==> flow/design.v <==
module ALU(
	input logic [1:0] i_ALU_Op,
	input logic [15:0] i_ALU_1,
	input logic [15:0] i_ALU_2,
	output logic [15:0] o_ALU_out,
	output o_N,
	output o_Z
);
	logic [15:0] ALU_out_temp;
	assign o_ALU_out = ALU_out_temp;
	assign o_N = o_ALU_out[15];
	assign o_Z = (o_ALU_out == 16'b0);
	always_comb begin
		case(i_ALU_Op)
			2'b00: ALU_out_temp = i_ALU_1 + i_ALU_2;
			2'b01: ALU_out_temp = i_ALU_1 - i_ALU_2;
			2'b10: ALU_out_temp = 2*i_ALU_2;
			2'b11: ALU_out_temp = i_ALU_1;
		endcase
	end
endmodule
module RF(
	input i_RF_write,
	input clk,
	input rst,
	input logic [2:0] i_reg_y,
	input logic [2:0] i_reg_x,
	input logic [2:0] i_reg_w,
	input logic [15:0] i_data_w,
	output logic [15:0] o_data_1,
	output logic [15:0] o_data_2
);
	logic [15:0] r0;
	logic [15:0] r1;
	logic [15:0] r2;
	logic [15:0] r3;
	logic [15:0] r4;
	logic [15:0] r5;
	logic [15:0] r6;
	logic [15:0] r7;
	logic [15:0] data_temp_1;
	logic [15:0] data_temp_2;
	assign o_data_1 = data_temp_1;
	assign o_data_2 = data_temp_2;
	always_comb begin
		case(i_reg_x)
			3'b000: data_temp_1 = r0;
			3'b001: data_temp_1 = r1;
			3'b010: data_temp_1 = r2;
			3'b011: data_temp_1 = r3;
			3'b100: data_temp_1 = r4;
			3'b101: data_temp_1 = r5;
			3'b110: data_temp_1 = r6;
			3'b111: data_temp_1 = r7;
		endcase
		case(i_reg_y)
			3'b000: data_temp_2 = r0;
			3'b001: data_temp_2 = r1;
			3'b010: data_temp_2 = r2;
			3'b011: data_temp_2 = r3;
			3'b100: data_temp_2 = r4;
			3'b101: data_temp_2 = r5;
			3'b110: data_temp_2 = r6;
			3'b111: data_temp_2 = r7;
		endcase
	end
	always_ff @(posedge clk or posedge rst) begin
		if(rst) begin
			r0 = 16'b0;
			r1 = 16'b0;
			r2 = 16'b0;
			r3 = 16'b0;
			r4 = 16'b0;
			r5 = 16'b0;
			r6 = 16'b0;
			r7 = 16'b0;
		end else begin 
			if(i_RF_write) begin
				case(i_reg_w)
					3'b000: r0 = i_data_w;
					3'b001: r1 = i_data_w;
					3'b010: r2 = i_data_w;
					3'b011: r3 = i_data_w;
					3'b100: r4 = i_data_w;
					3'b101: r5 = i_data_w;
					3'b110: r6 = i_data_w;
					3'b111: r7 = i_data_w;
				endcase
			end
		end
	end
endmodule
module datapath(
	input rst,
	input clk, 
	input logic [15:0] i_mem_rddata,
	input logic i_PC_write,
	input logic i_Addr_sel,
	input logic i_mem_wr,
	input logic i_MDR_load,
	input logic i_IR_load,
	input logic i_OpA_sel,
	input logic i_OpAB_load,
	input logic [1:0] i_ALU_1_sel,
	input logic [1:0] i_ALU_2_sel,
	input logic [1:0] i_ALUop_sel,
	input logic i_ALU_out,
	input logic i_RF_write,
	input logic i_Reg_in,
	input logic i_Flag_write,
	input logic i_RF_write_call,
	input logic i_mov_hi,
	output logic o_N,
	output logic o_Z,
	output logic [3:0] o_instr,
	output logic [15:0] o_mem_wrdata,
	output logic [15:0] o_mem_addr,
	output logic o_mem_rd,
	output logic o_mem_wr,
	output logic o_imm
);
	logic [15:0] ALU_in1;
	logic [15:0] ALU_in2;
	logic [15:0] ALU_out; 
	logic N_temp; 
	logic Z_temp;
	ALU ALU_inst(
		.i_ALU_Op(i_ALUop_sel),
		.i_ALU_1(ALU_in1),
		.i_ALU_2(ALU_in2),
		.o_ALU_out(ALU_out), 
		.o_Z(Z_temp),
		.o_N(N_temp)
	);
	always @ (posedge clk or posedge rst) begin 
		if (rst) begin 
			o_N <= 0;
			o_Z <= 0;
		end 
		else begin 
			if (i_Flag_write) begin 
				o_N <= N_temp; 
				o_Z <= Z_temp; 
			end 
		end 
	end 
	logic [2:0] reg_y;
	logic [2:0] reg_x; 
	logic [2:0] reg_w;
	logic [15:0] data_w; 
	logic [15:0] data_1;
	logic [15:0] data_2; 
	RF RF_inst (
		.i_RF_write(i_RF_write),
		.clk(clk),
		.rst(rst),
		.i_reg_y(reg_y),
		.i_reg_x(reg_x),
		.i_reg_w(reg_w),
		.i_data_w(data_w),
		.o_data_1(data_1),
		.o_data_2(data_2)
	); 
	logic [15:0] PC;
	logic [15:0] IR;
	logic [15:0] MDR; 
	logic [7:0] imm8; 
	logic [10:0] imm11; 
	logic [15:0] opA;
	logic [15:0] opB;
	logic [15:0] ALU_out_reg;
	logic [15:0] imm8_reg, imm11_reg; 
	assign imm8 = IR[15:8];
	assign imm11 = IR[15:5];
	assign imm8_reg = $signed(imm8);
	assign imm11_reg = {imm11[10], imm11[10], imm11[10], imm11[10], imm11, 1'b0};
	assign o_mem_addr = i_Addr_sel ? PC : opB;
	assign reg_x = i_OpA_sel ? 3'd1 : IR[7:5];
	assign reg_y = IR[10:8];
	assign reg_w = i_RF_write_call ? 3'b111 : reg_x;
	assign data_w = i_Reg_in ? MDR : ALU_out_reg;
	assign o_instr = IR[3:0];
	assign o_imm = IR[4]; 
	assign o_mem_wrdata = opA;
	always_comb begin
		case(i_ALU_1_sel) 
			2'b00: ALU_in1 = PC;
			2'b01: ALU_in1 = opA;
			2'b11: ALU_in1 = 16'b0;
			default: ALU_in1 = 1'b0;
		endcase
		case(i_ALU_2_sel)
			2'b00: ALU_in2 = opB;
			2'b01: ALU_in2 = 16'd2;
			2'b10: ALU_in2 = imm8_reg;
			2'b11: ALU_in2 = imm11_reg;
		endcase
	end
	always_ff @ (posedge clk) begin 
		if (rst) begin
			PC <= 16'b0; 
			IR <= 16'b0; 
			MDR <= 16'b0;
			opA <= 16'b0;
			opB <= 16'b0;
			ALU_out_reg <= 16'b0;
		end
		if(i_PC_write) PC <= ALU_out;
		if(i_IR_load) IR <= i_mem_rddata;
		if(i_OpAB_load) begin
			opA <= data_1;
			opB <= data_2;
		end
		if(i_MDR_load) MDR <= i_mem_rddata;
		if(i_ALU_out) begin
			if(i_mov_hi) ALU_out_reg <= {imm8,opA[7:0]};
			else ALU_out_reg <= ALU_out;
		end
	end 
endmodule
module control(
	input rst,
	input clk, 
	input i_N,
	input i_Z,
	input [3:0] i_instr,
	input i_imm,
	input i_mem_wait,  
	input i_mem_rddatavalid,  
	output logic o_PC_write,
	output logic o_Addr_sel,
	output logic o_mem_rd,
	output logic o_mem_wr,
	output logic o_MDR_load,
	output logic o_IR_load,
	output logic o_OpA_sel,
	output logic o_OpAB_load,
	output logic [1:0] o_ALU_1_sel,
	output logic [1:0] o_ALU_2_sel,
	output logic [1:0] o_ALUop_sel,
	output logic o_ALU_out,
	output logic o_RF_write,
	output logic o_RF_write_call,
	output logic o_Reg_in,
	output logic o_Flag_write,
	output logic o_mov_hi
);
	enum int unsigned 
	{ 
		S_RESET,
		S_FETCH,
		S_DECODE,
		S_ADD_ADDI,
		S_SAVE_MULTIPLY,
		S_LOAD_OPB,
		S_SAVE_PC,
		S_SAVE_REG,
		S_SUB_SUBI_CMP_CMPI,
		S_LD,
		S_LD_SAVE,
		S_LD_SAVE2,		
		S_ST,
		S_MV_MVI_MVHI,
		S_JR_JZ_JN,
		S_JR_JZ_JN_IMM,
		S_CALL,
		S_SAVE_REG_PC,
		S_FETCH_JMP_CALL,
		S_RX_TO_PC,
		S_DATA,
		S_SAVE_REG_PC_2,
		S_JUMP_TO_PC
	} state, nextstate;
	always_ff @ (posedge clk or posedge rst) begin
		if(rst) state <= S_RESET;
		else state <= nextstate;
	end 
	always_comb begin
		nextstate = state;
		o_PC_write = 1'b0;
		o_Addr_sel = 1'b0;
		o_mem_rd = 1'b0;
		o_mem_wr = 1'b0;
		o_MDR_load = 1'b0;
		o_IR_load = 1'b0;
		o_OpA_sel = 1'b0;
		o_OpAB_load = 1'b0;
		o_ALU_1_sel = 2'b0;
		o_ALU_2_sel = 2'b0;
		o_ALUop_sel= 2'b0;
		o_ALU_out = 1'b0;
		o_RF_write = 1'b0;
		o_Reg_in = 1'b0;
		o_Flag_write = 1'b0;
		o_RF_write_call = 1'b0;
		o_mov_hi = 1'b0;
		case(state)
			S_RESET: begin
				nextstate = S_FETCH;
			end
			S_FETCH: begin
				o_PC_write = ~i_mem_wait;  
				o_Addr_sel = 1'b1;
				o_mem_rd = 1'b1;    
				o_ALU_2_sel = 2'b01;
				nextstate = i_mem_wait ? state : S_DATA;
			end
			S_DATA: begin 
				o_IR_load = 1'b1;
				nextstate = i_mem_rddatavalid ? S_DECODE : state;
			end 
			S_DECODE: begin
				o_OpAB_load = 1'b1;
				if(i_instr == 4'b0001) 
					nextstate = S_ADD_ADDI;
				else if(i_instr == 4'b0010 | i_instr == 4'b0011)
					nextstate = S_SUB_SUBI_CMP_CMPI;
				else if(i_instr == 4'b0100)
					nextstate = S_LD;
				else if(i_instr == 4'b0101)
					nextstate = S_ST;
				else if(i_instr == 4'b0000 | i_instr == 4'b0110)
					nextstate = S_MV_MVI_MVHI;
				else if(i_instr == 4'b1000 | i_instr == 4'b1001 | i_instr == 4'b1010)
					nextstate = S_JR_JZ_JN;
				else if(i_instr == 4'b1100)
					nextstate = S_CALL;
			end
			S_ADD_ADDI: begin 
				if (i_imm) o_ALU_2_sel = 2'b10; 
				o_ALU_1_sel = 2'b01;
				o_ALU_out = 1'b1;
				o_Flag_write = 1'b1;
				nextstate = S_SAVE_REG;
			end 
			S_SAVE_REG: begin 
				o_RF_write = 1'b1;
				nextstate = S_FETCH;
			end 
			S_SAVE_MULTIPLY: begin 
				o_ALU_2_sel = 2'b11;
				o_ALU_out = 1'b1;
				o_ALUop_sel = 2'b10;
				nextstate = S_SAVE_REG_PC; 
			end 
			S_SAVE_REG_PC: begin
				o_RF_write = 1'b1;
				nextstate = S_LOAD_OPB;
			end
			S_LOAD_OPB: begin
				o_OpAB_load = 1'b1;
				nextstate = S_SAVE_PC;
			end
			S_SAVE_PC: begin
				o_PC_write = 1'b1;
				nextstate = S_FETCH;
			end
			S_SUB_SUBI_CMP_CMPI: begin 
				if (i_imm) begin 
					o_ALU_1_sel = 2'b01; 
					o_ALU_2_sel = 2'b10; 
					o_ALUop_sel = 2'b01; 
					o_ALU_out = 1'b1; 
					o_Flag_write = 1'b1; 
					if (i_instr == 4'b0010)
						nextstate = S_SAVE_REG; 
					else if (i_instr == 4'b0011)
						nextstate = S_FETCH; 
				end else begin 
					o_ALU_1_sel = 2'b01; 
					o_ALUop_sel = 2'b01; 
					o_ALU_out = 1'b1; 
					o_Flag_write = 1'b1; 
					if (i_instr == 4'b0010)
						nextstate = S_SAVE_REG; 
					else if (i_instr == 4'b0011)
						nextstate = S_FETCH; 
				end
			end 
			S_LD: begin 
				o_mem_rd = 1'b1;  
				nextstate = i_mem_wait ? state : S_LD_SAVE; 
			end
			S_LD_SAVE: begin
				o_MDR_load = 1'b1;
				nextstate = i_mem_rddatavalid ? S_LD_SAVE2 : state;
			end
			S_LD_SAVE2: begin 
				o_ALU_out = 1'b1;
				o_RF_write = 1'b1;
				o_Reg_in = 1'b1;
				nextstate = S_FETCH; 
			end 
			S_ST: begin
				o_mem_wr = 1'b1;  
				nextstate = i_mem_wait ? state : S_FETCH; 
			end
			S_MV_MVI_MVHI: begin
				if(i_instr == 4'b0000) begin
					if(i_imm) o_ALU_2_sel = 2'b10;
					else o_ALU_2_sel = 2'b00;
					o_ALU_1_sel = 2'b11;  
					o_ALUop_sel = 2'b00;
					o_ALU_out = 1'b1;
					nextstate = S_SAVE_REG;
				end 
				else if(i_instr == 4'b0110 && i_imm) begin
					o_mov_hi = 1'b1;
					o_ALUop_sel = 2'b00;
					o_ALU_out = 1'b1;
					nextstate = S_SAVE_REG;	
				end 
			end
			S_FETCH_JMP_CALL: begin
				o_PC_write = 1'b1;
				o_ALU_1_sel = 2'b00;
				o_ALU_2_sel = 2'b11;
				o_ALU_out = 1'b1;
				nextstate = S_FETCH; 
			end
			S_JR_JZ_JN: begin
				if(i_instr == 4'b1000) begin
					if(i_imm) nextstate = S_FETCH_JMP_CALL;
					else begin
						o_PC_write = 1'b1;
						o_ALU_1_sel = 2'b01;
						o_ALUop_sel = 2'b11;
						nextstate = S_FETCH;
					end
				end
				if(i_instr == 4'b1001) begin
					if(i_Z) begin
						if(i_imm) nextstate = S_FETCH_JMP_CALL;
						else begin
							o_PC_write = 1'b1;
							o_ALU_1_sel = 2'b01;
							o_ALUop_sel = 2'b11;
							nextstate =  S_FETCH;
						end
					end
					else nextstate = S_FETCH;
				end
				if(i_instr == 4'b1010) begin
					if(i_N) begin
						if(i_imm) nextstate = S_FETCH_JMP_CALL;
						else begin
							o_PC_write = 1'b1;
							o_ALU_1_sel = 2'b01;
							o_ALUop_sel = 2'b11;
							nextstate =  S_FETCH;
						end
					end
					else nextstate = S_FETCH;
				end
			end
			S_CALL: begin
				o_ALU_1_sel = 1'b0;
				o_ALUop_sel = 2'b11;
				o_ALU_out = 1'b1;
				nextstate = S_SAVE_REG_PC_2;
			end
			S_SAVE_REG_PC_2: begin
				o_RF_write = 1'b1;
				o_RF_write_call = 1'b1;
				if(i_imm) nextstate = S_FETCH_JMP_CALL;
				else nextstate = S_RX_TO_PC;
			end
			S_RX_TO_PC: begin
				o_PC_write = 1'b1;
				o_ALU_1_sel = 2'b01;
				nextstate = S_FETCH;
			end
		endcase
	end
endmodule
module cpu(
	input clk,
	input reset,
	input logic [15:0] i_mem_rddata,
	input logic i_mem_wait,  
	input logic i_mem_rddatavalid,  
	output logic [15:0] o_mem_wrdata,
	output logic [15:0] o_mem_addr,
	output logic o_mem_rd,
	output logic o_mem_wr
);
	logic PC_write;
	logic Addr_sel;
	logic mem_rd;
	logic mem_wr;
	logic MDR_load;
	logic IR_load;
	logic OpA_sel;
	logic OpAB_load;
	logic [1:0] ALU_1_sel;
	logic [1:0] ALU_2_sel;
	logic [1:0] ALUop_sel;
	logic ALU_out;
	logic RF_write;
	logic Reg_in;
	logic Flag_write;
	logic RF_write_call;
	logic mov_hi;
	logic N, Z, imm;
	logic [3:0] instr;
	datapath data(
		.rst(reset),
		.clk(clk), 
		.i_mem_rddata(i_mem_rddata),
		.i_PC_write(PC_write),
		.i_Addr_sel(Addr_sel),
		.i_mem_wr(mem_wr),
		.i_MDR_load(MDR_load),
		.i_IR_load(IR_load),
		.i_OpA_sel(OpA_sel),
		.i_OpAB_load(OpAB_load),
		.i_ALU_1_sel(ALU_1_sel),
		.i_ALU_2_sel(ALU_2_sel),
		.i_ALUop_sel(ALUop_sel),
		.i_ALU_out(ALU_out),
		.i_RF_write(RF_write),
		.i_Reg_in(Reg_in),
		.i_Flag_write(Flag_write),
		.i_RF_write_call(RF_write_call),
		.i_mov_hi(mov_hi),
		.o_N(N),
		.o_Z(Z),
		.o_instr(instr),
		.o_mem_wrdata(o_mem_wrdata),
		.o_mem_addr(o_mem_addr),
		.o_mem_rd(mem_rd),
		.o_mem_wr(mem_wr),
		.o_imm(imm)
	);
	control control(
		.rst(reset),
		.clk(clk),
		.i_N(N),
		.i_Z(Z),
		.i_instr(instr),
		.i_imm(imm),
		.i_mem_wait(i_mem_wait),
		.i_mem_rddatavalid(i_mem_rddatavalid),  
		.o_PC_write(PC_write),
		.o_Addr_sel(Addr_sel),
		.o_mem_rd(o_mem_rd),
		.o_mem_wr(o_mem_wr),
		.o_MDR_load(MDR_load),
		.o_IR_load(IR_load),
		.o_OpA_sel(OpA_sel),
		.o_OpAB_load(OpAB_load),
		.o_ALU_1_sel(ALU_1_sel),
		.o_ALU_2_sel(ALU_2_sel),
		.o_ALUop_sel(ALUop_sel),
		.o_ALU_out(ALU_out),
		.o_RF_write(RF_write),
		.o_Reg_in(Reg_in),
		.o_Flag_write(Flag_write),
		.o_RF_write_call(RF_write_call),
		.o_mov_hi(mov_hi)
	);
endmodule
# Step by step through the tools: cpu
# Each step is given for the RTL above and for the edited RTL.
# Lines under "before" count in the file above, lines under "after" in the edited file.
# "change" is "after" less "before", of the values as shown.
# Operators carry their Yosys type and port widths (W data, S select, Z words).
# Library cell names are shortened.
inputs:
  top: "cpu"
  clock_port: "clk"
  lib: "sky130hd"
  lib_corner: "tt_025C_1v80"

# The edit
# The edit as a unified diff against the file above.
# This change comes from a script, not from a designer. The edited design behaves differently; no optimisation was intended.
# begin of diff
@@ -322,5 +322,5 @@
 				else if(i_instr == 4'b0000 | i_instr == 4'b0110)
 					nextstate = S_MV_MVI_MVHI;
-				else if(i_instr == 4'b1000 | i_instr == 4'b1001 | i_instr == 4'b1010)
+				else if(i_instr != 4'b1000 | i_instr == 4'b1001 | i_instr == 4'b1010)
 					nextstate = S_JR_JZ_JN;
 				else if(i_instr == 4'b1100)
# end of diff

# Word-level counts
# Source: Yosys, flattened and elaborated, memories not mapped. Widths are those after wreduce. Registers that Yosys merges into a memory's read port (data or address) are not register bits. Print and check cells do not count.
word_totals:
  columns: ["element", "before", "after", "change"]
  rows:
  - ["out_inout_bits", 34, 34, 0]
  - ["ff_bits", 258, 258, 0]
  - ["input_bits", 20, 20, 0]
classes:
  columns: ["element", "before", "after", "change"]
  rows:
  - ["reduce_logical", 42, 42, 0]
  - ["add_sub_neg", 2, 2, 0]
  - ["eq_ne", 67, 68, 1]
  - ["logic", 13, 13, 0]
  - ["mux", 94, 94, 0]
ops:
  columns: ["op", "before", "after", "change"]
  rows:
  - ["$ne A4 B4 Y1 const B", 0, 1, 1]
  - ["$mux W1", 24, 24, 0]
  - ["$mux W32", 20, 20, 0]
  - ["$mux W16", 18, 18, 0]
  - ["$mux W2", 18, 18, 0]
  - ["$eq A3 B3 Y1 const B", 12, 12, 0]
  - ["$not A1 Y1", 9, 9, 0]
  - ["$reduce_and A2 Y1", 8, 8, 0]
  - ["$reduce_or A7 Y1", 8, 8, 0]
  - ["$eq A32 B4 Y1 const B", 7, 7, 0]
  - ["$eq A3 B2 Y1 const B", 6, 6, 0]
  - ["$eq A32 B5 Y1 const B", 6, 6, 0]
  - ["$ne A2 B2 Y1 const B", 5, 5, 0]
  - ["$reduce_bool A2 Y1", 5, 5, 0]
  - ["$eq A2 B2 Y1 const B", 4, 4, 0]
  - ["$eq A32 B3 Y1 const B", 4, 4, 0]
  - ["$eq A4 B4 Y1 const B", 4, 4, 0]
  - ["$or A1 B1 Y1", 4, 4, 0]
  - ["$reduce_or A2 Y1", 4, 4, 0]
  - ["$eq A2 B1 Y1 const B", 3, 3, 0]
  - ["$eq A3 B1 Y1 const B", 3, 3, 0]
  - ["$eq A4 B3 Y1 const B", 3, 3, 0]
  - ["$logic_not A2 Y1", 3, 3, 0]
  - ["$logic_not A3 Y1", 3, 3, 0]
  - ["$eq A32 B2 Y1 const B", 2, 2, 0]
  - ["$eq A4 B2 Y1 const B", 2, 2, 0]
  - ["$mux W5", 2, 2, 0]
  - ["$ne A3 B1 Y1 const B", 2, 2, 0]
# Not every row of either side is listed.

# Longest topological paths
# Yosys ltp: most cells in a row. Word level: on the elaborated netlist, between registers, memories and ports. Mapped: between sequential cells and ports; inverters and the memories' decode and read muxes count.
depth:
  columns: ["element", "before", "after", "change"]
  rows:
  - ["ltp_word", 15, 15, 0]
  - ["ABC_AREA", "0", "0", null]
  - ["ltp_mapped", 22, 21, -1]
  - ["mapped_depth_nobuf", 20, 19, -1]

# Netlist
# Source: synth_stat.txt of the flow (Yosys; design flattened, memories mapped). It holds for the ABC_AREA given above (unset counts as 0); a run with the other value may have another netlist.
mapped:
  columns: ["element", "before", "after", "change"]
  rows:
  - ["yosys_area_um2", 13244.0, 13330.3, 86.3]
  - ["seq_area_um2", 6562.5, 6562.5, 0.0]
  - ["mapped_cells", 1398, 1375, -23]
  - ["buffers", 92, 86, -6]
  - ["ffs", 243, 243, 0]
types:
  columns: ["type", "before", "after", "change"]
  rows:
  - ["mux2i_1", 49, 72, 23]
  - ["a221oi_1", 26, 7, -19]
  - ["nor2_1", 195, 179, -16]
  - ["a21oi_1", 152, 137, -15]
  - ["nand2_1", 150, 139, -11]
  - ["mux2_2", 38, 27, -11]
  - ["mux4_2", 9, 19, 10]
  - ["o21ai_0", 119, 128, 9]
  - ["nor2b_1", 8, 17, 9]
  - ["inv_1", 31, 38, 7]
  - ["nand3_1", 31, 24, -7]
  - ["o21a_1", 9, 2, -7]
  - ["o221a_2", 6, 0, -6]
  - ["clkbuf_1", 76, 71, -5]
  - ["a211oi_1", 20, 25, 5]
  - ["xnor2_1", 10, 14, 4]
  - ["or2_2", 9, 5, -4]
  - ["or3_1", 6, 2, -4]
# Not every row of either side is listed.
# The figures by module come from a second, unflattened synthesis with its own total; it is not the netlist above.
hier_totals:
  columns: ["element", "before", "after", "change"]
  rows:
  - ["cells_unflattened", 1259, 1255, -4]
  - ["area_unflattened_um2", 14382.5, 14366.3, -16.2]
# Rows give one instance, submodules left out.
by_module_before:
  columns: ["module", "mod_area_um2", "cells", "n_inst"]
  rows:
  - ["RF", 7135.6, 603, 1]
  - ["datapath", 4853.4, 356, 1]
  - ["ALU", 1493.9, 207, 1]
  - ["control", 899.6, 93, 1]
  - ["cpu", 0.0, 0, 1]
by_module_after:
  columns: ["module", "mod_area_um2", "cells", "n_inst"]
  rows:
  - ["RF", 7135.6, 603, 1]
  - ["datapath", 4853.4, 356, 1]
  - ["ALU", 1493.9, 207, 1]
  - ["control", 883.3, 89, 1]
  - ["cpu", 0.0, 0, 1]

# Worst setup path after synthesis
# Path of least setup slack by OpenSTA after synthesis, without wires, with an ideal clock, recovery checks aside; 20% of the period is set as input and as output delay. Where synthesis merged equal registers, the netlist keeps one of their names.
synth_timing:
  columns: ["element", "before", "after", "change"]
  rows:
  - ["kind", "input port to flip-flop", "input port to flip-flop", null]
  - ["from", "input reset", "input reset", null]
  - ["to", "register data.ALU_out_reg[0]", "register data.ALU_out_reg[0]", null]
  - ["n_path_buf", 0, 0, 0]
  - ["delay_ps", 5100, 5100, 0]
  - ["launch_ps", 960, 960, 0]
  - ["path_stages", 2, 2, 0]
  - ["slack_ps", -1260, -1260, 0]
  - ["arrival_time_ps", 5427, 5427, 0]
  - ["tclk_ps", 4800, 4800, 0]
  - ["period_less_setup_slack_ps", 6060, 6060, 0]
# "delay_ps" is the arrival time less input delay plus setup time.
# "path_stages": output pins that drive a net of the path, with the launching flip-flop's if there is one; two outputs of one cell count as two.
# "period_less_setup_slack_ps" is the clock period less the worst setup slack; recovery checks do not enter. This is arithmetic on one report: input and output delays are still those of the set period (20% each).
# The rows between start and end are the longest chain of elaborated cells between them; the timing report does not say that the signal goes this way. Where chains are equally long, one stands for them.
# A line is the first line of the expression or statement that the cell stems from. Yosys adds cells for indexed reads and writes and turns some case tables into memories.
# At most two assigning lines are given for a register; there are more.
# before: Only ways into the end's enable, where the timed path ends, are counted here.
synth_via_before:
  cell_sequence: "inv_1 nand2_1"
  elab_chain_cells: 1
synth_lines_before:
  columns: ["element", "line_no", "rtl"]
  rows:
  - ["from (decl)", 478, "input reset,"]
  - ["$reduce_bool A2 Y1", null, null]
  - ["to (assign)", 216, "if(i_mov_hi) ALU_out_reg <= {imm8,opA[7:0]};"]
  - ["to (assign)", 217, "else ALU_out_reg <= ALU_out;"]
  - ["to (decl)", 171, "logic [15:0] ALU_out_reg;"]
# after: Only ways into the end's enable, where the timed path ends, are counted here.
synth_via_after:
  cell_sequence: "inv_1 nand2_1"
  elab_chain_cells: 1
synth_lines_after:
  columns: ["element", "line_no", "rtl"]
  rows:
  - ["from (decl)", 478, "input reset,"]
  - ["$reduce_bool A2 Y1", null, null]
  - ["to (assign)", 216, "if(i_mov_hi) ALU_out_reg <= {imm8,opA[7:0]};"]
  - ["to (assign)", 217, "else ALU_out_reg <= ALU_out;"]
  - ["to (decl)", 171, "logic [15:0] ALU_out_reg;"]

# Worst path after layout
# Path of least setup slack in the final report of the runs of set A (OpenROAD, finished layout, wires in). Where an end is a register, its clock arrival counts in the times.
# The path's times are printed in steps of 10 ps; the period is the one set.
layout_timing:
  columns: ["element", "before", "after", "change"]
  rows:
  - ["kind", "flip-flop to flip-flop", "flip-flop to flip-flop", null]
  - ["from", "register data.IR[2]", "register data.IR[1]", null]
  - ["to", "register data.ALU_out_reg[15]", "register data.ALU_out_reg[15]", null]
  - ["tclk_ps", 4800, 4800, 0]
  - ["path_stages", 21, 18, -3]
  - ["slack_ps", 150, 180, 30]
  - ["launch_ps", 520, 530, 10]
  - ["n_path_buf", 1, 1, 0]
  - ["arrival_time_ps", 4920, 4990, 70]
# The rows between start and end are the longest chain of elaborated cells between them; the timing report does not say that the signal goes this way. Where chains are equally long, one stands for them.
# At most two assigning lines are given for a register; there are more.
# before: Ways into the end's enable are left out, as the timed path ends at the data pin.
layout_via_before:
  cell_sequence: "edfxtp_1 or3b_4 o21a_4 buf_2 mux2i_1 o21ai_2 nor4_4 nand3_2 o21ai_2 xor2_1 ha_1 a21o_1 a21oi_1 o22ai_1 nor2_1 a21oi_1 a31o_2 or2_2 mux2i_4 xnor2_2 a211oi_1"
  elab_chain_cells: 15
layout_lines_before:
  columns: ["element", "line_no", "rtl"]
  rows:
  - ["from (decl)", 165, "logic [15:0] IR;"]
  - ["from (assign)", 202, "IR <= 16'b0;"]
  - ["from (assign)", 209, "if(i_IR_load) IR <= i_mem_rddata;"]
  - ["$eq A4 B4 Y1", 422, "if(i_instr == 4'b1000) begin"]
  - ["$mux W2", 422, null]
  - ["$mux W2", 433, "if(i_imm) nextstate = S_FETCH_JMP_CALL;"]
  - ["$mux W2", 432, "if(i_Z) begin"]
  - ["$mux W2", 431, "if(i_instr == 4'b1001) begin"]
  - ["$mux W2", 445, "if(i_imm) nextstate = S_FETCH_JMP_CALL;"]
  - ["$mux W2", 444, "if(i_N) begin"]
  - ["$mux W2", 443, "if(i_instr == 4'b1010) begin"]
  - ["$pmux W2 S3", 297, "case(state)"]
  - ["$eq A2 B1 Y1", 186, "case(i_ALU_1_sel)"]
  - ["$pmux W16 S2", 186, null]
  - ["$sub A16 B16 Y16", 16, "2'b01: ALU_out_temp = i_ALU_1 - i_ALU_2;"]
  - ["$pmux W16 S4", 14, "case(i_ALU_Op)"]
  - ["$mux W16", 216, "if(i_mov_hi) ALU_out_reg <= {imm8,opA[7:0]};"]
  - ["$mux W16", 215, "if(i_ALU_out) begin"]
  - ["to (assign)", 216, null]
  - ["to (assign)", 217, "else ALU_out_reg <= ALU_out;"]
  - ["to (decl)", 171, "logic [15:0] ALU_out_reg;"]
# after: Ways into the end's enable are left out, as the timed path ends at the data pin.
layout_via_after:
  cell_sequence: "edfxtp_1 or3b_4 o2111ai_2 o221ai_2 or3_4 nor4_4 buf_4 nor2_1 xnor2_1 ha_1 or4_4 o221ai_4 a31oi_4 a31oi_4 nand3b_1 o311ai_1 or3_4 o31ai_2"
  elab_chain_cells: 15
layout_lines_after:
  columns: ["element", "line_no", "rtl"]
  rows:
  - ["from (decl)", 165, "logic [15:0] IR;"]
  - ["from (assign)", 202, "IR <= 16'b0;"]
  - ["from (assign)", 209, "if(i_IR_load) IR <= i_mem_rddata;"]
  - ["$eq A4 B4 Y1", 422, "if(i_instr == 4'b1000) begin"]
  - ["$mux W2", 422, null]
  - ["$mux W2", 433, "if(i_imm) nextstate = S_FETCH_JMP_CALL;"]
  - ["$mux W2", 432, "if(i_Z) begin"]
  - ["$mux W2", 431, "if(i_instr == 4'b1001) begin"]
  - ["$mux W2", 445, "if(i_imm) nextstate = S_FETCH_JMP_CALL;"]
  - ["$mux W2", 444, "if(i_N) begin"]
  - ["$mux W2", 443, "if(i_instr == 4'b1010) begin"]
  - ["$pmux W2 S3", 297, "case(state)"]
  - ["$eq A2 B1 Y1", 186, "case(i_ALU_1_sel)"]
  - ["$pmux W16 S2", 186, null]
  - ["$sub A16 B16 Y16", 16, "2'b01: ALU_out_temp = i_ALU_1 - i_ALU_2;"]
  - ["$pmux W16 S4", 14, "case(i_ALU_Op)"]
  - ["$mux W16", 216, "if(i_mov_hi) ALU_out_reg <= {imm8,opA[7:0]};"]
  - ["$mux W16", 215, "if(i_ALU_out) begin"]
  - ["to (assign)", 216, null]
  - ["to (assign)", 217, "else ALU_out_reg <= ALU_out;"]
  - ["to (decl)", 171, "logic [15:0] ALU_out_reg;"]

# Layout results
# Both versions went through the flow (Yosys, OpenROAD) with the same settings in each pair. Constraints: input delay and output delay 20% of the set period each, output load 0.01 pF.
flow_settings_set_A:
  period_ns: 4.8
  CAP_MARGIN: 20
  CORE_MARGIN: 2
  CORE_UTILIZATION: 40
  SLEW_MARGIN: 20
measured_set_A:
  columns: ["element", "before", "after", "change"]
  rows:
  - ["layout_stdcell_area_um2", 15564.9, 15906.5, 341.6]
  - ["die_area_um2", 34581.1, 34802.8, 221.7]
  - ["fin_tns_ps", 0, 0, 0]
  - ["worstSetupSlack_ps", 147, 183, 36]
  - ["post_synth_area_um2", 13244.0, 13330.3, 86.3]
flow_settings_set_B:
  CAP_MARGIN: 20
  CORE_UTILIZATION: 19
  CTS_CLUSTER_SIZE: 12
  PLACE_DENSITY_LB_ADDON: 0.12
  period_ns: 7.92
  CORE_MARGIN: 2
  SLEW_MARGIN: 20
measured_set_B:
  columns: ["element", "before", "after", "change"]
  rows:
  - ["layout_stdcell_area_um2", 15802.7, 16085.4, 282.7]
  - ["die_area_um2", 71832.0, 72293.8, 461.8]
  - ["fin_tns_ps", 0, 0, 0]
  - ["worstSetupSlack_ps", 2183, 2008, -175]
  - ["post_synth_area_um2", 13244.0, 13330.3, 86.3]
